==> flow/design.v <==
module debounce(btn,clk,btn_pulse);
    parameter times=5000;
    input btn,clk;
    output reg btn_pulse;
    reg [12:0] N;		     
    always@(posedge clk) begin
        if (btn_pulse) begin
            if (btn==0&&N>0) begin
                N<=N-1;
            end
            else if(btn==0&&N==0) begin
                N<=0;
                btn_pulse<=0;
            end
            else begin
                N<=5000;
            end
        end
        else begin
            if (btn&&N<times) begin
                N<=N+1;
            end
            else if(btn&&N==times) begin
                N<=N;
                btn_pulse<=1;
            end
            else begin
                N<=0;
            end
        end
    end
endmodule
module rand_gen (clk,sw7,out);
    input clk,sw7;
    output reg [6:0] out;
    reg [31:0] state;
    always @(posedge clk) begin
        if (!sw7) begin
            state <= 0;
        end
        else begin
            state <= state * 32'h343fd + 32'h269EC3;
        end
        out <= (state >> 16) & 16'h7fff;
    end
endmodule
module segment (seg_data,seg_led);
    input [3:0] seg_data;
    output [7:0] seg_led;
    reg [7:0] seg_led_r;
    always @(*) begin
        case (seg_data)
            4'd0: seg_led_r = 8'h3f;
            4'd1: seg_led_r = 8'h06;
            4'd2: seg_led_r = 8'h5b;
            4'd3: seg_led_r = 8'h4f;
            4'd4: seg_led_r = 8'h66;
            4'd5: seg_led_r = 8'h6d;
            4'd6: seg_led_r = 8'h7d;
            4'd7: seg_led_r = 8'h07;
            4'd8: seg_led_r = 8'h7f;
            4'd9: seg_led_r = 8'h6f;
            default: seg_led_r = 8'h00;
        endcase
    end
    assign seg_led = seg_led_r;
endmodule
module countdown(clk,countdown_times,leave_times,sw7,game_state,countdown_state);
    input clk,sw7;
    input [1:0] game_state;
    input [4:0] countdown_times;
    output reg [4:0] leave_times;
    output reg [1:0] countdown_state;
    reg [19:0] second;           
    always @(posedge clk) begin
        if (!sw7) begin
            leave_times<=0;
            countdown_state<=0;
            second<=0;
        end
        else begin
            if (game_state==1) begin
                if (countdown_state==0) begin
                    leave_times<=countdown_times;
                    countdown_state<=1;
                end
                else begin
                    if (second==999999) begin
                        if (leave_times>1) begin
                            leave_times<=leave_times-1;
                            second<=0;
                        end
                        else begin
                            countdown_state<=2;
                            leave_times<=0;
                            second<=0;
                        end
                    end
                    else begin
                        second<=second+1;
                    end
                end
            end
            else if (game_state==2) begin
                if(countdown_state==2) begin
                    leave_times<=countdown_times;
                    countdown_state<=3;
                end
                else begin
                    if (second==999999) begin
                        if (leave_times>1) begin
                            leave_times<=leave_times-1;
                            second<=0;
                        end
                        else begin
                            countdown_state<=0;
                            leave_times<=0;
                            second<=0;
                        end
                    end
                    else begin
                        second<=second+1;
                    end
                end
            end
            else begin
                leave_times<=0;
                countdown_state<=0;
                second<=0;
            end
        end
    end
endmodule
module disp(clk,sw7,game_state,leave_times,seg_cat,seg_led,user_defined_cdtime);
    input clk;
    input sw7;
    input [4:0] leave_times;
    input [1:0] game_state;
    input [4:0] user_defined_cdtime;
    output reg [7:0] seg_cat;
    output [7:0] seg_led;
    reg [3:0] num [0:1];     
    always @(posedge clk) begin
        if (!sw7) begin
            num[0]<=15;
            num[1]<=15;
            seg_cat<=8'b11111111;
        end
        else begin
            if(game_state==0) begin
                if (seg_cat==8'b11111111) begin
                    seg_cat<=8'b11111110;
                end
                else begin
                    if (user_defined_cdtime>=30) begin
                        num[1]<=3;
                        num[0]<=0;
                    end
                    else if (user_defined_cdtime>=20) begin
                        num[1]<=2;
                        num[0]<=user_defined_cdtime-20;
                    end
                    else if (user_defined_cdtime>=10) begin
                        num[1]<=1;
                        num[0]<=user_defined_cdtime-10;
                    end
                    else begin
                        num[1]<=0;
                        num[0]<=user_defined_cdtime;
                    end
                    if (seg_cat==8'b11111110) begin
                        seg_cat<=8'b11111101;
                    end
                    else if(seg_cat==8'b11111101) begin
                        seg_cat<=8'b11111110;
                    end
                    else begin
                        seg_cat<=8'b11111111;
                    end
                end
            end
            else if (game_state==1||game_state==2) begin
                if (seg_cat==8'b11111111) begin
                    seg_cat<=8'b11111110;
                end
                else begin
                    if (leave_times-1>=20) begin
                        num[1]<=2;
                        num[0]<=leave_times-21;
                    end
                    else if (leave_times-1>=10) begin
                        num[1]<=1;
                        num[0]<=leave_times-11;
                    end
                    else begin
                        num[1]<=0;
                        num[0]<=leave_times-1;
                    end
                    if (seg_cat==8'b11111110) begin
                        seg_cat<=8'b11111101;
                    end
                    else if(seg_cat==8'b11111101) begin
                        seg_cat<=8'b11111110;
                    end
                    else begin
                        seg_cat<=8'b11111111;
                    end
                end
            end
            else begin
                num[0]<=15;
                num[1]<=15;
                seg_cat<=8'b11111111;
            end
        end
    end
    segment segment1(
                .seg_data(num[seg_cat[0]]),
                .seg_led(seg_led)
            );
endmodule
module music(clk,sw7,buzzer,success,music_state,game_state,leave_times);
    input clk,sw7,success;
    input [4:0] leave_times;
    input [1:0] game_state;
    output reg buzzer;
    output reg [1:0] music_state;
    reg [10:0] per;
    reg [6:0] cnt0;
    reg [16:0] time_cnt;
    reg [11:0] one_cnt;
    reg di;
    localparam
        A2 = 110,
        A2_ = 117,
        B2 = 123,
        C3 = 131,
        C3_ = 139,
        D3 = 147,
        D3_ = 156,
        E3 = 165,
        F3 = 175,
        F3_ = 185,
        G3 = 196,
        G3_ = 208,
        A3 = 220,
        A3_ = 233,
        B3 = 247,
        C4 = 262,
        C4_ = 277,
        D4 = 294,
        D4_ = 311,
        E4 = 330,
        F4 = 349,
        F4_ = 370,
        G4 = 392,
        G4_ = 415,
        A4 = 440,
        A4_ = 466,
        B4 = 494,
        C5 = 522,
        C5_ = 554,
        D5 = 587,
        D5_ = 622,
        E5 = 659,
        F5 = 698,
        F5_ = 740,
        G5 = 784,
        G5_ = 831,
        A5 = 880,
        A5_ = 932,
        B5 = 988,
        C6 = 1047;
    always @(posedge clk) begin
        if (!sw7) begin
            per<=0;
            cnt0<=0;
            time_cnt<=0;
            one_cnt<=0;
            music_state<=0;
            buzzer<=0;
            di<=0;
        end
        else
        if (game_state==2) begin
            if (di==1) begin
                if (one_cnt<958) begin
                    one_cnt<=one_cnt+1;
                end
                else begin
                    one_cnt<=0;
                    buzzer<=!buzzer;
                end
                if (per<=1023) begin
                    if (cnt0<121) begin
                        cnt0<=cnt0+1;
                    end
                    else begin
                        cnt0<=0;
                        per<=per+1;
                    end
                end
                else begin
                    buzzer<=0;
                    one_cnt<=0;
                    per<=0;
                    cnt0<=0;
                    di<=0;
                end
            end
            else begin
                if (one_cnt<15+leave_times*43) begin
                    if(per<999) begin
                        per<=per+1;
                    end
                    else begin
                        per<=0;
                        one_cnt<=one_cnt+1;
                    end
                end
                else begin
                    one_cnt<=0;
                    per<=0;
                    di<=1;
                end
            end
        end
        else if (game_state==3) begin
            if (music_state==0) begin
                music_state<=1;
                one_cnt<=0;
                time_cnt<=0;
                buzzer<=0;
                per<=0;
                cnt0<=0;
            end
            else begin
                if (success==1) begin
                    case (cnt0)
                        0:
                            per=G3;
                        1:
                            per=G3;
                        2:
                            per=G3;
                        3:
                            per=C4;
                        4:
                            per=C4;
                        5:
                            per=E4;
                        6:
                            per=E4;
                        7:
                            per=E4;
                        8:
                            per=G4;
                        9:
                            per=G4;
                        10:
                            per=G4;
                        11:
                            per=C5;
                        12:
                            per=C5;
                        13:
                            per=E5;
                        14:
                            per=E5;
                        15:
                            per=E5;
                        16:
                            per=G5;
                        17:
                            per=G5;
                        18:
                            per=G5;
                        19:
                            per=G5;
                        20:
                            per=G5;
                        21:
                            per=G5;
                        22:
                            per=G5;
                        23:
                            per=G5;
                        24:
                            per=E5;
                        25:
                            per=E5;
                        26:
                            per=E5;
                        27:
                            per=E5;
                        28:
                            per=E5;
                        29:
                            per=E5;
                        30:
                            per=E5;
                        31:
                            per=E5;
                        32:
                            per=G3_;
                        33:
                            per=G3_;
                        34:
                            per=G3_;
                        35:
                            per=C4;
                        36:
                            per=C4;
                        37:
                            per=D4_;
                        38:
                            per=D4_;
                        39:
                            per=D4_;
                        40:
                            per=G4_;
                        41:
                            per=G4_;
                        42:
                            per=G4_;
                        43:
                            per=C5;
                        44:
                            per=C5;
                        45:
                            per=D5_;
                        46:
                            per=D5_;
                        47:
                            per=D5_;
                        48:
                            per=A5_;
                        49:
                            per=A5_;
                        50:
                            per=A5_;
                        51:
                            per=A5_;
                        52:
                            per=A5_;
                        53:
                            per=A5_;
                        54:
                            per=A5_;
                        55:
                            per=A5_;
                        56:
                            per=D5_;
                        57:
                            per=D5_;
                        58:
                            per=D5_;
                        59:
                            per=D5_;
                        60:
                            per=D5_;
                        61:
                            per=D5_;
                        62:
                            per=D5_;
                        63:
                            per=D5_;
                        64:
                            per=A3_;
                        65:
                            per=A3_;
                        66:
                            per=A3_;
                        67:
                            per=D4;
                        68:
                            per=D4;
                        69:
                            per=F4;
                        70:
                            per=F4;
                        71:
                            per=F4;
                        72:
                            per=A4_;
                        73:
                            per=A4_;
                        74:
                            per=A4_;
                        75:
                            per=D5;
                        76:
                            per=D5;
                        77:
                            per=F5;
                        78:
                            per=F5;
                        79:
                            per=F5;
                        80:
                            per=A5_;
                        81:
                            per=A5_;
                        82:
                            per=A5_;
                        83:
                            per=A5_;
                        84:
                            per=A5_;
                        85:
                            per=A5_;
                        86:
                            per=A5_;
                        87:
                            per=A5_;
                        88:
                            per=A5_;
                        89:
                            per=A5_;
                        90:
                            per=A5_;
                        91:
                            per=A5_;
                        92:
                            per=A5_;
                        93:
                            per=A5_;
                        94:
                            per=A5_;
                        95:
                            per=A5_;
                        96:
                            per=C6;
                        97:
                            per=C6;
                        98:
                            per=C6;
                        99:
                            per=C6;
                        100:
                            per=C6;
                        101:
                            per=C6;
                        102:
                            per=C6;
                        103:
                            per=C6;
                        104:
                            per=C6;
                        105:
                            per=C6;
                        106:
                            per=C6;
                        107:
                            per=C6;
                        108:
                            per=C6;
                        109:
                            per=C6;
                        110:
                            per=C6;
                        111:
                            per=C6;
                        default: begin
                            music_state<=2;
                        end
                    endcase
                end
                else begin
                    case (cnt0)
                        0:
                            per=C5;
                        1:
                            per=C5;
                        2:
                            per=C5;
                        3:
                            per=C5;
                        4:
                            per=C5;
                        5:
                            per=G4;
                        6:
                            per=G4;
                        7:
                            per=G4;
                        8:
                            per=G4;
                        9:
                            per=G4;
                        10:
                            per=E4;
                        11:
                            per=E4;
                        12:
                            per=E4;
                        13:
                            per=E4;
                        14:
                            per=A4;
                        15:
                            per=A4;
                        16:
                            per=B4;
                        17:
                            per=B4;
                        18:
                            per=A4;
                        19:
                            per=A4;
                        20:
                            per=G4_;
                        21:
                            per=G4_;
                        22:
                            per=A4_;
                        23:
                            per=A4_;
                        24:
                            per=G4_;
                        25:
                            per=G4_;
                        26:
                            per=E4;
                        27:
                            per=E4;
                        28:
                            per=D4;
                        29:
                            per=D4;
                        30:
                            per=E4;
                        31:
                            per=E4;
                        32:
                            per=E4;
                        33:
                            per=E4;
                        34:
                            per=E4;
                        35:
                            per=E4;
                        36:
                            per=E4;
                        37:
                            per=E4;
                        default: begin
                            music_state<=2;
                        end
                    endcase
                end
                if (time_cnt<=120000-success*60000-1) begin
                    time_cnt<=time_cnt+1;
                    if(one_cnt*per<=500000) begin
                        one_cnt<=one_cnt+1;
                    end
                    else begin
                        one_cnt<=0;
                        buzzer<=!buzzer;
                    end
                end
                else begin
                    buzzer<=0;
                    time_cnt<=0;
                    cnt0<=cnt0+1;
                    one_cnt<=0;
                end
            end
        end
        else begin
            music_state<=0;
            buzzer<=0;
            per<=0;
            cnt0<=0;
            time_cnt<=0;
            one_cnt<=0;
        end
    end
endmodule
module cartoon (sw7,game_state,clk,green,red,row,leave_times,success);
    input [1:0] game_state;
    input success;
    input clk,sw7;
    input [4:0] leave_times;
    output [7:0] green,red;
    output reg [7:0] row;
    reg [7:0] red_cartoon [7:0];     
    reg [7:0] green_cartoon [7:0];   
    wire [7:0] scan [7:0];           
    reg [2:0] cnt;                   
    reg [20:0] times;                
    assign scan[0]=8'b11111110;
    assign scan[1]=8'b11111101;
    assign scan[2]=8'b11111011;
    assign scan[3]=8'b11110111;
    assign scan[4]=8'b11101111;
    assign scan[5]=8'b11011111;
    assign scan[6]=8'b10111111;
    assign scan[7]=8'b01111111;
    always @(posedge clk) begin
        if (!sw7) begin
            cnt<=0;
            row<=scan[0];
        end
        else begin
            cnt<=cnt+3'd1;
            row<=scan[cnt+3'd1];
        end
    end
    always @(posedge clk) begin
        if (!sw7) begin
            times<=0;
            red_cartoon[0]<=8'b00000000;
            red_cartoon[1]<=8'b00000000;
            red_cartoon[2]<=8'b00000000;
            red_cartoon[3]<=8'b00000000;
            red_cartoon[4]<=8'b00000000;
            red_cartoon[5]<=8'b00000000;
            red_cartoon[6]<=8'b00000000;
            red_cartoon[7]<=8'b00000000;
            green_cartoon[0]<=8'b00000000;
            green_cartoon[1]<=8'b00000000;
            green_cartoon[2]<=8'b00000000;
            green_cartoon[3]<=8'b00000000;
            green_cartoon[4]<=8'b00000000;
            green_cartoon[5]<=8'b00000000;
            green_cartoon[6]<=8'b00000000;
            green_cartoon[7]<=8'b00000000;
        end
        else begin 
            if (game_state==0) begin
                red_cartoon[0]<=8'b00011000;
                red_cartoon[1]<=8'b00011000;
                red_cartoon[2]<=8'b00011000;
                red_cartoon[3]<=8'b00011000;
                red_cartoon[4]<=8'b00011000;
                red_cartoon[5]<=8'b00100100;
                red_cartoon[6]<=8'b00100100;
                red_cartoon[7]<=8'b00011000;
                green_cartoon[0]<=8'b00011000;
                green_cartoon[1]<=8'b00011000;
                green_cartoon[2]<=8'b00011000;
                green_cartoon[3]<=8'b00011000;
                green_cartoon[4]<=8'b00000000;
                green_cartoon[5]<=8'b00000000;
                green_cartoon[6]<=8'b00000000;
                green_cartoon[7]<=8'b00000000;
            end
            else if (game_state==1) begin
                red_cartoon[0]<=8'b00011000;
                red_cartoon[1]<=8'b00011000;
                red_cartoon[2]<=8'b00011000;
                red_cartoon[3]<=8'b00011000;
                red_cartoon[4]<=8'b00011000;
                red_cartoon[5]<=8'b00100100;
                red_cartoon[6]<=8'b00100100;
                red_cartoon[7]<=8'b00011000;
                green_cartoon[0]<=8'b00011000;
                green_cartoon[1]<=8'b00011000;
                green_cartoon[2]<=8'b00011000;
                green_cartoon[3]<=8'b00011000;
                green_cartoon[4]<=8'b00000000;
                green_cartoon[5]<=8'b00000000;
                green_cartoon[6]<=8'b00000000;
                green_cartoon[7]<=8'b00000000;
            end
            else if (game_state==2) begin
                if (leave_times-1>=15) begin
                    red_cartoon[0]<=8'b00011000;
                    red_cartoon[1]<=8'b00011000;
                    red_cartoon[2]<=8'b00011000;
                    red_cartoon[3]<=8'b00011000;
                    red_cartoon[4]<=8'b00011000;
                    red_cartoon[5]<=8'b00100100;
                    red_cartoon[6]<=8'b00100100;
                    red_cartoon[7]<=8'b00011000;
                    green_cartoon[0]<=8'b00011000;
                    green_cartoon[1]<=8'b00011000;
                    green_cartoon[2]<=8'b00011000;
                    green_cartoon[3]<=8'b00011000;
                    green_cartoon[4]<=8'b00000000;
                    green_cartoon[5]<=8'b00000000;
                    green_cartoon[6]<=8'b00000000;
                    green_cartoon[7]<=8'b00000000;
                end
                else if (leave_times-1>=10) begin
                    red_cartoon[0]<=8'b00000000;
                    green_cartoon[0]<=8'b00000000;
                end
                else if(leave_times-1>=5) begin
                    red_cartoon[1]<=8'b00000000;
                    green_cartoon[1]<=8'b00000000;
                end
                else if (leave_times-1>0) begin
                    red_cartoon[2]<=8'b00000000;
                    green_cartoon[2]<=8'b00000000;
                end
                else begin
                    red_cartoon[3]<=8'b00000000;
                    green_cartoon[3]<=8'b00000000;
                end
                times<=0;
            end
            else if(game_state==3) begin
                green_cartoon[0]<=8'b00000000;
                green_cartoon[1]<=8'b00000000;
                green_cartoon[2]<=8'b00000000;
                green_cartoon[3]<=8'b00000000;
                green_cartoon[4]<=8'b00000000;
                green_cartoon[5]<=8'b00000000;
                green_cartoon[6]<=8'b00000000;
                green_cartoon[7]<=8'b00000000;
                if (success==1) begin
                    times<=times+1;
                    if (times<=100000) begin
                        red_cartoon[0]<=8'b00000000;
                        red_cartoon[1]<=8'b01100110;
                        red_cartoon[2]<=8'b00000000;
                        red_cartoon[3]<=8'b00000000;
                        red_cartoon[4]<=8'b00000000;
                        red_cartoon[5]<=8'b00000000;
                        red_cartoon[6]<=8'b00000000;
                        red_cartoon[7]<=8'b00000000;
                    end
                    else if(times<=200000) begin
                        red_cartoon[2]<=8'b11111111;
                    end
                    else if(times<=300000) begin
                        red_cartoon[3]<=8'b11111111;
                    end
                    else if(times<=400000) begin
                        red_cartoon[1]<=8'b00000000;
                        red_cartoon[4]<=8'b11111111;
                    end
                    else if (times<=500000) begin
                        red_cartoon[2]<=8'b00000000;
                        red_cartoon[5]<=8'b01111110;
                    end
                    else if(times<=600000) begin
                        red_cartoon[3]<=8'b00000000;
                        red_cartoon[6]<=8'b00111100;
                    end
                    else if(times<=700000) begin
                        red_cartoon[4]<=8'b00000000;
                        red_cartoon[7]<=8'b00011000;
                    end
                    else if (times<=800000) begin
                        red_cartoon[5]<=8'b00000000;
                    end
                    else if(times<=900000) begin
                        red_cartoon[6]<=8'b00000000;
                    end
                    else if(times<=1000000) begin
                        red_cartoon[7]<=8'b00000000;
                    end
                    else if(times<=1250000) begin
                        red_cartoon[0]<=8'b00000000;
                        red_cartoon[1]<=8'b01100110;
                        red_cartoon[2]<=8'b11111111;
                        red_cartoon[3]<=8'b11111111;
                        red_cartoon[4]<=8'b11111111;
                        red_cartoon[5]<=8'b01111110;
                        red_cartoon[6]<=8'b00111100;
                        red_cartoon[7]<=8'b00011000;
                    end
                    else if(times<=1500000) begin
                        red_cartoon[0]<=8'b00000000;
                        red_cartoon[1]<=8'b00000000;
                        red_cartoon[2]<=8'b00000000;
                        red_cartoon[3]<=8'b00000000;
                        red_cartoon[4]<=8'b00000000;
                        red_cartoon[5]<=8'b00000000;
                        red_cartoon[6]<=8'b00000000;
                        red_cartoon[7]<=8'b00000000;
                    end
                    else if(times<=1750000) begin
                        red_cartoon[0]<=8'b00000000;
                        red_cartoon[1]<=8'b01100110;
                        red_cartoon[2]<=8'b11111111;
                        red_cartoon[3]<=8'b11111111;
                        red_cartoon[4]<=8'b11111111;
                        red_cartoon[5]<=8'b01111110;
                        red_cartoon[6]<=8'b00111100;
                        red_cartoon[7]<=8'b00011000;
                    end
                    else if(times<=2000000) begin
                        red_cartoon[0]<=8'b00000000;
                        red_cartoon[1]<=8'b00000000;
                        red_cartoon[2]<=8'b00000000;
                        red_cartoon[3]<=8'b00000000;
                        red_cartoon[4]<=8'b00000000;
                        red_cartoon[5]<=8'b00000000;
                        red_cartoon[6]<=8'b00000000;
                        red_cartoon[7]<=8'b00000000;
                    end
                    else begin
                        times<=0;
                    end
                end
                else begin
                    if (times<=500000) begin
                        times<=times+1;
                        red_cartoon[0]<=8'b00000000;
                        red_cartoon[1]<=8'b01000000;
                        red_cartoon[2]<=8'b11110111;
                        red_cartoon[3]<=8'b01010101;
                        red_cartoon[4]<=8'b01010101;
                        red_cartoon[5]<=8'b01010101;
                        red_cartoon[6]<=8'b01010111;
                        red_cartoon[7]<=8'b00000000;
                    end
                    else if(times<=1000000) begin
                        times<=times+1;
                        red_cartoon[0]<=8'b00000000;
                        red_cartoon[1]<=8'b11000100;
                        red_cartoon[2]<=8'b00000100;
                        red_cartoon[3]<=8'b11011111;
                        red_cartoon[4]<=8'b00010101;
                        red_cartoon[5]<=8'b00011111;
                        red_cartoon[6]<=8'b01010101;
                        red_cartoon[7]<=8'b10011111;
                    end
                    else begin
                        times<=0;
                    end
                end
            end
        end
    end
    assign red=red_cartoon[cnt];
    assign green=green_cartoon[cnt];
endmodule
module boom_pro(sw7,start,clk,led,seg,sw_input,row,seg_cat,btn6,buzzer,green,red);
    input sw7,start,clk,btn6;        
    input [6:0] sw_input;            
    output buzzer;                   
    output [7:0] row,red,green;      
    output [7:0] seg_cat;            
    output [7:0] seg;                
    output reg [6:0] led;            
    reg [1:0] ps_input_times;        
    reg success;                     
    reg [6:0] password;              
    reg [1:0] game_state;            
    reg [4:0] countdown_times;       
    reg [4:0] user_defined_cdtime;   
    reg btn6_before;                 
    wire [4:0] leave_times;          
    wire [1:0] music_state;          
    wire [1:0] countdown_state;      
    wire [6:0] changing_pw;          
    wire btn6_pulse;                 
    wire start_pulse;                
    always @(posedge clk) begin
        if (!sw7) begin
            btn6_before<=0;
            user_defined_cdtime<=0;
            ps_input_times<=0;
            led<=0;
            success<=0;
            game_state<=0;
            password<=0;
            countdown_times<=0;
            user_defined_cdtime<=0;
        end
        else begin
            if (game_state==0) begin
                if (start_pulse) begin
                    success<=0;
                    btn6_before<=0;
                    game_state<=1;
                    countdown_times<=5;
                    password<=changing_pw;
                end
                if (sw_input[6]==1) begin
                    if (sw_input[4:0]>30) begin
                        user_defined_cdtime<=30;
                    end
                    else begin
                        user_defined_cdtime<=sw_input[4:0];
                    end
                end
                else begin
                    user_defined_cdtime<=20;
                end
            end
            else if (game_state==1) begin
                led<=password;
                if (countdown_state==2&&leave_times==0) begin
                    countdown_times<=user_defined_cdtime;
                    game_state<=2;
                    led<=0;
                end
            end
            else if (game_state==2) begin
                led<=sw_input;
                if (ps_input_times<2) begin
                    if (btn6_pulse==1&&btn6_before==0) begin
                        if (sw_input==password) begin
                            game_state<=3;
                            success<=1;
                            led<=0;
                        end
                        else begin
                            ps_input_times<=ps_input_times+1;
                        end
                    end
                    if (countdown_state==0&&leave_times==0) begin
                        game_state<=3;
                        success<=0;
                        led<=0;
                    end
                end
                else begin
                    game_state<=3;
                    success<=0;
                    led<=0;
                end
                btn6_before<=btn6_pulse;
            end
            else if (game_state==3) begin
                if (music_state==2) begin
                    game_state<=0;
                    success<=0;
                    password<=0;
                    countdown_times<=0;
                    ps_input_times<=0;
                end
            end
        end
    end
    debounce debounce1(
                 .btn(start),
                 .clk(clk),
                 .btn_pulse(start_pulse));
    debounce debounce2(
                 .btn(btn6),
                 .clk(clk),
                 .btn_pulse(btn6_pulse));
    rand_gen rand1(
             .clk(clk),
             .sw7(sw7),
             .out(changing_pw));
    disp disp1(
             .clk(clk),
             .sw7(sw7),
             .leave_times(leave_times),
             .user_defined_cdtime(user_defined_cdtime),
             .game_state (game_state),
             .seg_cat(seg_cat),
             .seg_led(seg));
    countdown countdown1(
                  .clk(clk),
                  .sw7(sw7),
                  .game_state(game_state),
                  .countdown_times(countdown_times),
                  .leave_times(leave_times),
                  .countdown_state(countdown_state));
    music music1(
              .clk(clk),
              .sw7(sw7),
              .success(success),
              .game_state(game_state),
              .leave_times(leave_times),
              .buzzer(buzzer),
              .music_state(music_state));
    cartoon cartoon1(
                .game_state(game_state),
                .success(success),
                .clk(clk),
                .sw7(sw7),
                .leave_times(leave_times),
                .green(green),
                .red(red),
                .row(row)
            );
endmodule
Step by step through the tools: boom_pro
Module boom_pro before and after one edit of its RTL, step after step. "before" refers to lines of the RTL above, "after" to lines of the edited file. "difference" is "after" less "before", of the values as shown; "relative change" is that difference over "before", in percent. The mark -- stands for no value.

Top module: boom_pro. Clock input: clk. Standard-cell library: sky130hd. Corner: tt_025C_1v80.

Diff
Unified diff, file above to edited file. The edited RTL no longer does the same as the RTL above: the edit was made by script, with no optimisation intended.

```diff
@@ -7,5 +7,5 @@
         if (btn_pulse) begin
             if (btn==0&&N>0) begin
-                N<=N-1;
+                N<=N+1;
             end
             else if(btn==0&&N==0) begin
```

Word level
Yosys after proc, flatten, opt, wreduce and memory -nomap, before mapping. Print and check cells are not counted. Equal cells are merged and count once. Memory sizes are those after Yosys's memory passes, which may raise the word count (mostly to a power of two), join words into wider ones and drop unused or constant bits.

Word-level totals: memory bits (read-only) (before 112, after 112, difference 0, relative change 0.00%); register bits after elaboration (before 327, after 327, difference 0, relative change 0.00%); word-level cells (before 858, after 856, difference -2, relative change -0.23%); memory cells (before 1, after 1, difference 0, relative change 0.00%); bits of input ports (before 11, after 11, difference 0, relative change 0.00%); output and inout port bits (before 48, after 48, difference 0, relative change 0.00%).

Operators by class: reductions and logical operators (before 108, after 108, difference 0, relative change 0.00%); equal/unequal tests (before 261, after 261, difference 0, relative change 0.00%); $lt $le $gt $ge (before 36, after 36, difference 0, relative change 0.00%); bitwise logic cells (before 8, after 8, difference 0, relative change 0.00%); $add $sub $neg (before 21, after 19, difference -2, relative change -9.52%); multiplexer cells (before 364, after 364, difference 0, relative change 0.00%); multiply operators (before 4, after 4, difference 0, relative change 0.00%).

Memories: words x width with read and write ports (before 16x7 r1 w0, after 16x7 r1 w0).

Operators by type and width: subtractor 13 x 1 -> 13 bit with constant B (before 2, after 0, difference -2, relative change -100.00%).

Unchanged operator kinds not shown: 126.

Longest topological paths
Yosys ltp: most cells in a row. Word level: on the elaborated netlist, between registers, memories and ports. Mapped: between sequential cells and ports; inverters and the memories' decode and read muxes count.

Depth: depth in word-level cells (before 20, after 20, difference 0, relative change 0.00%); ABC_AREA (before 0, after 0); depth in mapped cells (before 35, after 34, difference -1, relative change -2.86%); depth with buffers taken out (before 29, after 29, difference 0, relative change 0.00%).

Mapped cells and area
Yosys stat after the flow's synthesis: flattened, memories mapped to cells. It holds for the ABC_AREA given above (unset counts as 0); a run with the other value may have another netlist.

Cell types: sky130_fd_sc_hd__a211oi_1 (before 31, after 50, difference +19, relative change +61.29%); sky130_fd_sc_hd__a221oi_1 (before 24, after 7, difference -17, relative change -70.83%); sky130_fd_sc_hd__nand2_1 (before 285, after 271, difference -14, relative change -4.91%); sky130_fd_sc_hd__inv_1 (before 268, after 282, difference +14, relative change +5.22%); sky130_fd_sc_hd__nor3_1 (before 82, after 68, difference -14, relative change -17.07%); sky130_fd_sc_hd__xnor2_1 (before 63, after 77, difference +14, relative change +22.22%); sky130_fd_sc_hd__a21oi_1 (before 183, after 170, difference -13, relative change -7.10%); sky130_fd_sc_hd__o21ai_0 (before 132, after 145, difference +13, relative change +9.85%); sky130_fd_sc_hd__o211a_1 (before 14, after 2, difference -12, relative change -85.71%); sky130_fd_sc_hd__nor2_1 (before 228, after 238, difference +10, relative change +4.39%); sky130_fd_sc_hd__clkbuf_1 (before 130, after 122, difference -8, relative change -6.15%); sky130_fd_sc_hd__a22oi_1 (before 28, after 20, difference -8, relative change -28.57%); sky130_fd_sc_hd__nor2b_1 (before 24, after 32, difference +8, relative change +33.33%); sky130_fd_sc_hd__a31oi_1 (before 29, after 22, difference -7, relative change -24.14%); sky130_fd_sc_hd__buf_2 (before 19, after 12, difference -7, relative change -36.84%); sky130_fd_sc_hd__a32oi_1 (before 5, after 12, difference +7, relative change +140.00%); sky130_fd_sc_hd__a21o_1 (before 31, after 25, difference -6, relative change -19.35%); sky130_fd_sc_hd__mux2i_1 (before 25, after 31, difference +6, relative change +24.00%).

Unchanged cell types not shown: 13. The list need not be complete.

Mapped netlist: synthesis area (um^2) (before 25285.5, after 24672.4, difference -613.1, relative change -2.42%); flip-flops (before 250, after 250, difference 0, relative change 0.00%); buffer cells (before 179, after 156, difference -23, relative change -12.85%); area of sequential cells (um^2) (before 5265.0, after 5265.0, difference 0.0, relative change 0.00%); cell count (before 3026, after 2951, difference -75, relative change -2.48%).

The figures by module come from a second, unflattened synthesis with its own total; it is not the netlist above.

Second synthesis, totals: cells (unflattened synthesis) (before 3332, after 3211, difference -121, relative change -3.63%); area (unflattened synthesis) (um^2) (before 27747.9, after 26887.0, difference -860.9, relative change -3.10%).

Each row is one instance without its submodules.

By module, before: music (times used 1, cells 1197, area 9547.9 um^2, sequential area 1021.0 um^2); rand_gen (times used 1, cells 600, area 5801.8 um^2, sequential area 600.6 um^2); cartoon (times used 1, cells 729, area 5507.8 um^2, sequential area 1401.3 um^2); debounce (times used 2, cells 126, area 1214.9 um^2, sequential area 410.4 um^2); boom_pro (times used 1, cells 178, area 1507.7 um^2, sequential area 600.6 um^2); countdown (times used 1, cells 169, area 1495.2 um^2, sequential area 540.5 um^2); disp (times used 1, cells 177, area 1227.4 um^2, sequential area 180.2 um^2); segment (times used 1, cells 30, area 230.2 um^2, sequential area 0.0 um^2).

By module, after: music (times used 1, cells 1161, area 9409.0 um^2, sequential area 1021.0 um^2); rand_gen (times used 1, cells 577, area 5681.7 um^2, sequential area 600.6 um^2); cartoon (times used 1, cells 757, area 5609.1 um^2, sequential area 1401.3 um^2); debounce (times used 2, cells 81, area 863.3 um^2, sequential area 410.4 um^2); boom_pro (times used 1, cells 178, area 1507.7 um^2, sequential area 600.6 um^2); countdown (times used 1, cells 169, area 1495.2 um^2, sequential area 540.5 um^2); disp (times used 1, cells 177, area 1227.4 um^2, sequential area 180.2 um^2); segment (times used 1, cells 30, area 230.2 um^2, sequential area 0.0 um^2).

Timing after synthesis
Path of least setup slack by OpenSTA after synthesis, without wires, with an ideal clock, recovery checks aside; 20% of the period is set as input and as output delay. Where synthesis merged equal registers, the netlist keeps one of their names.

Path post-synthesis: path type (before register to register, after register to register); from (before register music1.cnt0[0], after register music1.cnt0[1]); to (before register music1.one_cnt[10], after register music1.one_cnt[10]); setup slack (ns) (before 11.927, after 11.807, difference -0.120); path delay (ns) (before 8.073, after 8.193, difference +0.120, relative change +1.49%); data required time (ns) (before 19.868, after 19.914, difference +0.046, relative change +0.23%); arrival (ns) (before 7.941, after 8.107, difference +0.166, relative change +2.09%); buffers on the path (before 4, after 4, difference 0, relative change 0.00%); launch time at the first pin (ns) (before 0.000, after 0.000, difference 0.000); stages on the path (before 32, after 31, difference -1, relative change -3.12%); library setup time (ns) (before 0.132, after 0.086, difference -0.046); clock period (ns) (before 20.0, after 20.0, difference 0.0, relative change 0.00%); synthesis period reached (ns) (before 8.073, after 8.193, difference +0.120, relative change +1.49%).

"path delay" is the arrival time less input delay plus setup time. "stages on the path": output pins that drive a net of the path, with the launching flip-flop's if there is one; two outputs of one cell count as two. "synthesis period reached" is the clock period less the worst setup slack; recovery checks do not enter. This is arithmetic on one report: input and output delays are still those of the set period (20% each). Between the ends stands the longest chain of elaborated cells between them, by number of cells; it is not shown to be the way that was timed. Of several equally long chains one is given. Each line given opens the expression or statement behind the cell; cells for indexed reads and writes are added by Yosys, which also makes memories of some case tables. At most two assigning lines are given for a register; there are more.

On the way, post-synthesis, before:
Path through: sky130_fd_sc_hd__dfxtp_1 -> sky130_fd_sc_hd__inv_1 -> sky130_fd_sc_hd__ha_1 -> sky130_fd_sc_hd__or4_1 -> sky130_fd_sc_hd__o211a_1 -> sky130_fd_sc_hd__or4_4 -> sky130_fd_sc_hd__and4b_1 -> sky130_fd_sc_hd__and2_1 -> sky130_fd_sc_hd__buf_4 -> sky130_fd_sc_hd__mux2i_1 -> sky130_fd_sc_hd__a21oi_1 -> sky130_fd_sc_hd__buf_2 -> sky130_fd_sc_hd__and2_1 -> sky130_fd_sc_hd__fa_1 -> sky130_fd_sc_hd__fa_1 -> sky130_fd_sc_hd__fa_1 -> sky130_fd_sc_hd__fa_1 -> sky130_fd_sc_hd__inv_1 -> sky130_fd_sc_hd__fa_1 -> sky130_fd_sc_hd__inv_1 -> sky130_fd_sc_hd__ha_1 -> sky130_fd_sc_hd__clkbuf_1 -> sky130_fd_sc_hd__o21ai_0 -> sky130_fd_sc_hd__o21ai_0 -> sky130_fd_sc_hd__nor4b_1 -> sky130_fd_sc_hd__o211ai_1 -> sky130_fd_sc_hd__a2111oi_0 -> sky130_fd_sc_hd__and3_1 -> sky130_fd_sc_hd__o2111ai_2 -> sky130_fd_sc_hd__a31oi_4 -> sky130_fd_sc_hd__buf_6 -> sky130_fd_sc_hd__nor3_1. The figure for cells in the longest elaborated chain is 15. Under elaborated cells between the ends (all ways) stands 153. Classes of those cells: 1 x mul; 1 x compare; 111 x eq/ne; 12 x mux; 28 x reduce/logical.

RTL lines, path post-synthesis, before: start, declared (line 229) `reg [6:0] cnt0;`; start, assigned (line 296) `cnt0<=cnt0+1;`; start, assigned (line 665) `cnt0<=cnt0+1;`; == test 7 x 4 -> 1 bit (line 570) `case (cnt0)`; OR reduction 14 bit; case mux 11 bit (select 8 bit) (line 570); 2-to-1 mux 11 bit (line 338) `if (success==1) begin`; 2-to-1 mux 11 bit (line 329) `if (music_state==0) begin`; 2-to-1 mux 11 bit (line 328) `else if (game_state==3) begin`; 2-to-1 mux 11 bit (line 285) `if (game_state==2) begin`; 2-to-1 mux 11 bit (line 275) `if (!sw7) begin`; multiplier 12 x 11 -> 23 bit (line 654) `if(one_cnt*per<=500000) begin`; less-or-equal comparator 32 x 19 -> 1 bit (line 654); 2-to-1 mux 12 bit (line 654); 2-to-1 mux 12 bit (line 652) `if (time_cnt<=120000-success*60000-1) begin`; 2-to-1 mux 12 bit (line 329); 2-to-1 mux 12 bit (line 328); 2-to-1 mux 12 bit (line 285); end, assigned (line 288) `one_cnt<=one_cnt+1;`; end, assigned (line 318) `one_cnt<=one_cnt+1;`; end, declared (line 231) `reg [11:0] one_cnt;`.

On the way, post-synthesis, after:
Path through: sky130_fd_sc_hd__dfxtp_1 -> sky130_fd_sc_hd__inv_1 -> sky130_fd_sc_hd__ha_1 -> sky130_fd_sc_hd__buf_2 -> sky130_fd_sc_hd__nor3_1 -> sky130_fd_sc_hd__nor2_1 -> sky130_fd_sc_hd__a221oi_2 -> sky130_fd_sc_hd__and4_1 -> sky130_fd_sc_hd__clkbuf_2 -> sky130_fd_sc_hd__nand2_2 -> sky130_fd_sc_hd__mux2i_1 -> sky130_fd_sc_hd__a21oi_1 -> sky130_fd_sc_hd__clkbuf_1 -> sky130_fd_sc_hd__nand2_1 -> sky130_fd_sc_hd__fa_1 -> sky130_fd_sc_hd__fa_1 -> sky130_fd_sc_hd__inv_1 -> sky130_fd_sc_hd__fa_1 -> sky130_fd_sc_hd__fa_1 -> sky130_fd_sc_hd__fa_1 -> sky130_fd_sc_hd__ha_1 -> sky130_fd_sc_hd__or4_1 -> sky130_fd_sc_hd__a2bb2oi_1 -> sky130_fd_sc_hd__o31ai_1 -> sky130_fd_sc_hd__mux2i_1 -> sky130_fd_sc_hd__or2_0 -> sky130_fd_sc_hd__or4_1 -> sky130_fd_sc_hd__o22ai_1 -> sky130_fd_sc_hd__o311ai_2 -> sky130_fd_sc_hd__buf_2 -> sky130_fd_sc_hd__a211oi_1. The figure for cells in the longest elaborated chain is 15. Under elaborated cells between the ends (all ways) stands 153. Classes of those cells: 1 x mul; 1 x compare; 111 x eq/ne; 12 x mux; 28 x reduce/logical.

RTL lines, path post-synthesis, after: start, declared (line 229) `reg [6:0] cnt0;`; start, assigned (line 296) `cnt0<=cnt0+1;`; start, assigned (line 665) `cnt0<=cnt0+1;`; == test 7 x 4 -> 1 bit (line 570) `case (cnt0)`; OR reduction 14 bit; case mux 11 bit (select 8 bit) (line 570); 2-to-1 mux 11 bit (line 338) `if (success==1) begin`; 2-to-1 mux 11 bit (line 329) `if (music_state==0) begin`; 2-to-1 mux 11 bit (line 328) `else if (game_state==3) begin`; 2-to-1 mux 11 bit (line 285) `if (game_state==2) begin`; 2-to-1 mux 11 bit (line 275) `if (!sw7) begin`; multiplier 12 x 11 -> 23 bit (line 654) `if(one_cnt*per<=500000) begin`; less-or-equal comparator 32 x 19 -> 1 bit (line 654); 2-to-1 mux 12 bit (line 654); 2-to-1 mux 12 bit (line 652) `if (time_cnt<=120000-success*60000-1) begin`; 2-to-1 mux 12 bit (line 329); 2-to-1 mux 12 bit (line 328); 2-to-1 mux 12 bit (line 285); end, assigned (line 288) `one_cnt<=one_cnt+1;`; end, assigned (line 318) `one_cnt<=one_cnt+1;`; end, declared (line 231) `reg [11:0] one_cnt;`.

Timing after layout
From the final timing report of the runs of pair 1: the path of least setup slack in the routed layout; clock arrival at registers is part of the times.

Path after layout: path type (before register to register, after register to register); from (before register music1.cnt0[0], after register music1.cnt0[1]); to (before register music1.one_cnt[4], after register music1.one_cnt[5]); library setup time (ns) (before 0.13, after 0.09, difference -0.04); stages on the path (before 26, after 26, difference 0, relative change 0.00%); clock period (ns) (before 9.91, after 9.91, difference 0.00, relative change 0.00%); buffers on the path (before 1, after 0, difference -1, relative change -100.00%); arrival (ns) (before 9.68, after 9.74, difference +0.06, relative change +0.62%); launch time at the first pin (ns) (before 0.54, after 0.58, difference +0.04, relative change +7.41%); data required time (ns) (before 10.32, after 10.38, difference +0.06, relative change +0.58%); setup slack (ns) (before 0.64, after 0.64, difference 0.00).

Between the ends stands the longest chain of elaborated cells between them, by number of cells; it is not shown to be the way that was timed. Of several equally long chains one is given. At most two assigning lines are given for a register; there are more.

On the way, after layout, before:
Path through: sky130_fd_sc_hd__dfxtp_1 -> sky130_fd_sc_hd__inv_1 -> sky130_fd_sc_hd__ha_1 -> sky130_fd_sc_hd__or4_1 -> sky130_fd_sc_hd__o211a_1 -> sky130_fd_sc_hd__or4_4 -> sky130_fd_sc_hd__and4b_1 -> sky130_fd_sc_hd__and2_1 -> sky130_fd_sc_hd__a221oi_1 -> sky130_fd_sc_hd__mux2i_2 -> sky130_fd_sc_hd__buf_4 -> sky130_fd_sc_hd__and2_1 -> sky130_fd_sc_hd__fa_1 -> sky130_fd_sc_hd__fa_1 -> sky130_fd_sc_hd__fa_1 -> sky130_fd_sc_hd__fa_1 -> sky130_fd_sc_hd__fa_1 -> sky130_fd_sc_hd__ha_1 -> sky130_fd_sc_hd__and3_1 -> sky130_fd_sc_hd__a221o_1 -> sky130_fd_sc_hd__a21oi_1 -> sky130_fd_sc_hd__xor2_1 -> sky130_fd_sc_hd__a2111oi_0 -> sky130_fd_sc_hd__o2111ai_2 -> sky130_fd_sc_hd__a31oi_4 -> sky130_fd_sc_hd__nor3_1. The figure for cells in the longest elaborated chain is 15. Under elaborated cells between the ends (all ways) stands 153. Classes of those cells: 1 x mul; 1 x compare; 111 x eq/ne; 12 x mux; 28 x reduce/logical.

RTL lines, path after layout, before: start, declared (line 229) `reg [6:0] cnt0;`; start, assigned (line 296) `cnt0<=cnt0+1;`; start, assigned (line 665) `cnt0<=cnt0+1;`; == test 7 x 4 -> 1 bit (line 570) `case (cnt0)`; OR reduction 14 bit; case mux 11 bit (select 8 bit) (line 570); 2-to-1 mux 11 bit (line 338) `if (success==1) begin`; 2-to-1 mux 11 bit (line 329) `if (music_state==0) begin`; 2-to-1 mux 11 bit (line 328) `else if (game_state==3) begin`; 2-to-1 mux 11 bit (line 285) `if (game_state==2) begin`; 2-to-1 mux 11 bit (line 275) `if (!sw7) begin`; multiplier 12 x 11 -> 23 bit (line 654) `if(one_cnt*per<=500000) begin`; less-or-equal comparator 32 x 19 -> 1 bit (line 654); 2-to-1 mux 12 bit (line 654); 2-to-1 mux 12 bit (line 652) `if (time_cnt<=120000-success*60000-1) begin`; 2-to-1 mux 12 bit (line 329); 2-to-1 mux 12 bit (line 328); 2-to-1 mux 12 bit (line 285); end, assigned (line 288) `one_cnt<=one_cnt+1;`; end, assigned (line 318) `one_cnt<=one_cnt+1;`; end, declared (line 231) `reg [11:0] one_cnt;`.

On the way, after layout, after:
Path through: sky130_fd_sc_hd__dfxtp_1 -> sky130_fd_sc_hd__inv_1 -> sky130_fd_sc_hd__ha_1 -> sky130_fd_sc_hd__nor3_2 -> sky130_fd_sc_hd__o32a_1 -> sky130_fd_sc_hd__o22a_1 -> sky130_fd_sc_hd__nand2_1 -> sky130_fd_sc_hd__or2_2 -> sky130_fd_sc_hd__o21ai_0 -> sky130_fd_sc_hd__a22o_1 -> sky130_fd_sc_hd__nand2_1 -> sky130_fd_sc_hd__fa_1 -> sky130_fd_sc_hd__fa_1 -> sky130_fd_sc_hd__inv_1 -> sky130_fd_sc_hd__fa_1 -> sky130_fd_sc_hd__fa_1 -> sky130_fd_sc_hd__fa_1 -> sky130_fd_sc_hd__ha_1 -> sky130_fd_sc_hd__or4_1 -> sky130_fd_sc_hd__o31ai_1 -> sky130_fd_sc_hd__mux2i_1 -> sky130_fd_sc_hd__or2_0 -> sky130_fd_sc_hd__or4_1 -> sky130_fd_sc_hd__o22ai_1 -> sky130_fd_sc_hd__o311ai_4 -> sky130_fd_sc_hd__a211oi_1. The figure for cells in the longest elaborated chain is 15. Under elaborated cells between the ends (all ways) stands 153. Classes of those cells: 1 x mul; 1 x compare; 111 x eq/ne; 12 x mux; 28 x reduce/logical.

RTL lines, path after layout, after: start, declared (line 229) `reg [6:0] cnt0;`; start, assigned (line 296) `cnt0<=cnt0+1;`; start, assigned (line 665) `cnt0<=cnt0+1;`; == test 7 x 4 -> 1 bit (line 570) `case (cnt0)`; OR reduction 14 bit; case mux 11 bit (select 8 bit) (line 570); 2-to-1 mux 11 bit (line 338) `if (success==1) begin`; 2-to-1 mux 11 bit (line 329) `if (music_state==0) begin`; 2-to-1 mux 11 bit (line 328) `else if (game_state==3) begin`; 2-to-1 mux 11 bit (line 285) `if (game_state==2) begin`; 2-to-1 mux 11 bit (line 275) `if (!sw7) begin`; multiplier 12 x 11 -> 23 bit (line 654) `if(one_cnt*per<=500000) begin`; less-or-equal comparator 32 x 19 -> 1 bit (line 654); 2-to-1 mux 12 bit (line 654); 2-to-1 mux 12 bit (line 652) `if (time_cnt<=120000-success*60000-1) begin`; 2-to-1 mux 12 bit (line 329); 2-to-1 mux 12 bit (line 328); 2-to-1 mux 12 bit (line 285); end, assigned (line 288) `one_cnt<=one_cnt+1;`; end, assigned (line 318) `one_cnt<=one_cnt+1;`; end, declared (line 231) `reg [11:0] one_cnt;`.

Flow runs
Both versions went through the flow (Yosys, OpenROAD) with the same settings in each pair. Constraints: input delay and output delay 20% of the set period each, output load 0.01 pF.

Flow settings, pair 1:
Under CORE_UTILIZATION stands 40. For period_ns the number is 9.91. For CAP_MARGIN the number is 20. Under CORE_MARGIN stands 2. The figure for SLEW_MARGIN is 20.

Final reports, pair 1: die size (um^2) (before 65241.9, after 63683.0, difference -1558.9, relative change -2.39%); chip area after synthesis (Yosys) (um^2) (before 25285.5, after 24672.4, difference -613.1, relative change -2.42%); sum of negative setup slack (ns) (before 0.000, after 0.000, difference 0.000); utilization after routing (%) (before 43.8, after 43.5, difference -0.3); smallest setup slack (ns) (before 0.642, after 0.642, difference 0.000).

Flow settings, pair 2:
Under CORE_MARGIN stands 2. Under CORE_UTILIZATION stands 54. The figure for CTS_CLUSTER_SIZE is 49. MAX_ROUTING_LAYER: met4. PLACE_DENSITY_LB_ADDON: 0.06. SETUP_SLACK_MARGIN: 3.69. The figure for SLEW_MARGIN is 10. For period_ns the number is 12.4. For CAP_MARGIN the number is 20.

Final reports, pair 2: die size (um^2) (before 48571.8, after 47415.1, difference -1156.7, relative change -2.38%); chip area after synthesis (Yosys) (um^2) (before 25285.5, after 24672.4, difference -613.1, relative change -2.42%); sum of negative setup slack (ns) (before 0.000, after 0.000, difference 0.000); utilization after routing (%) (before 58.7, after 59.5, difference +0.8); smallest setup slack (ns) (before 4.012, after 4.088, difference +0.076).
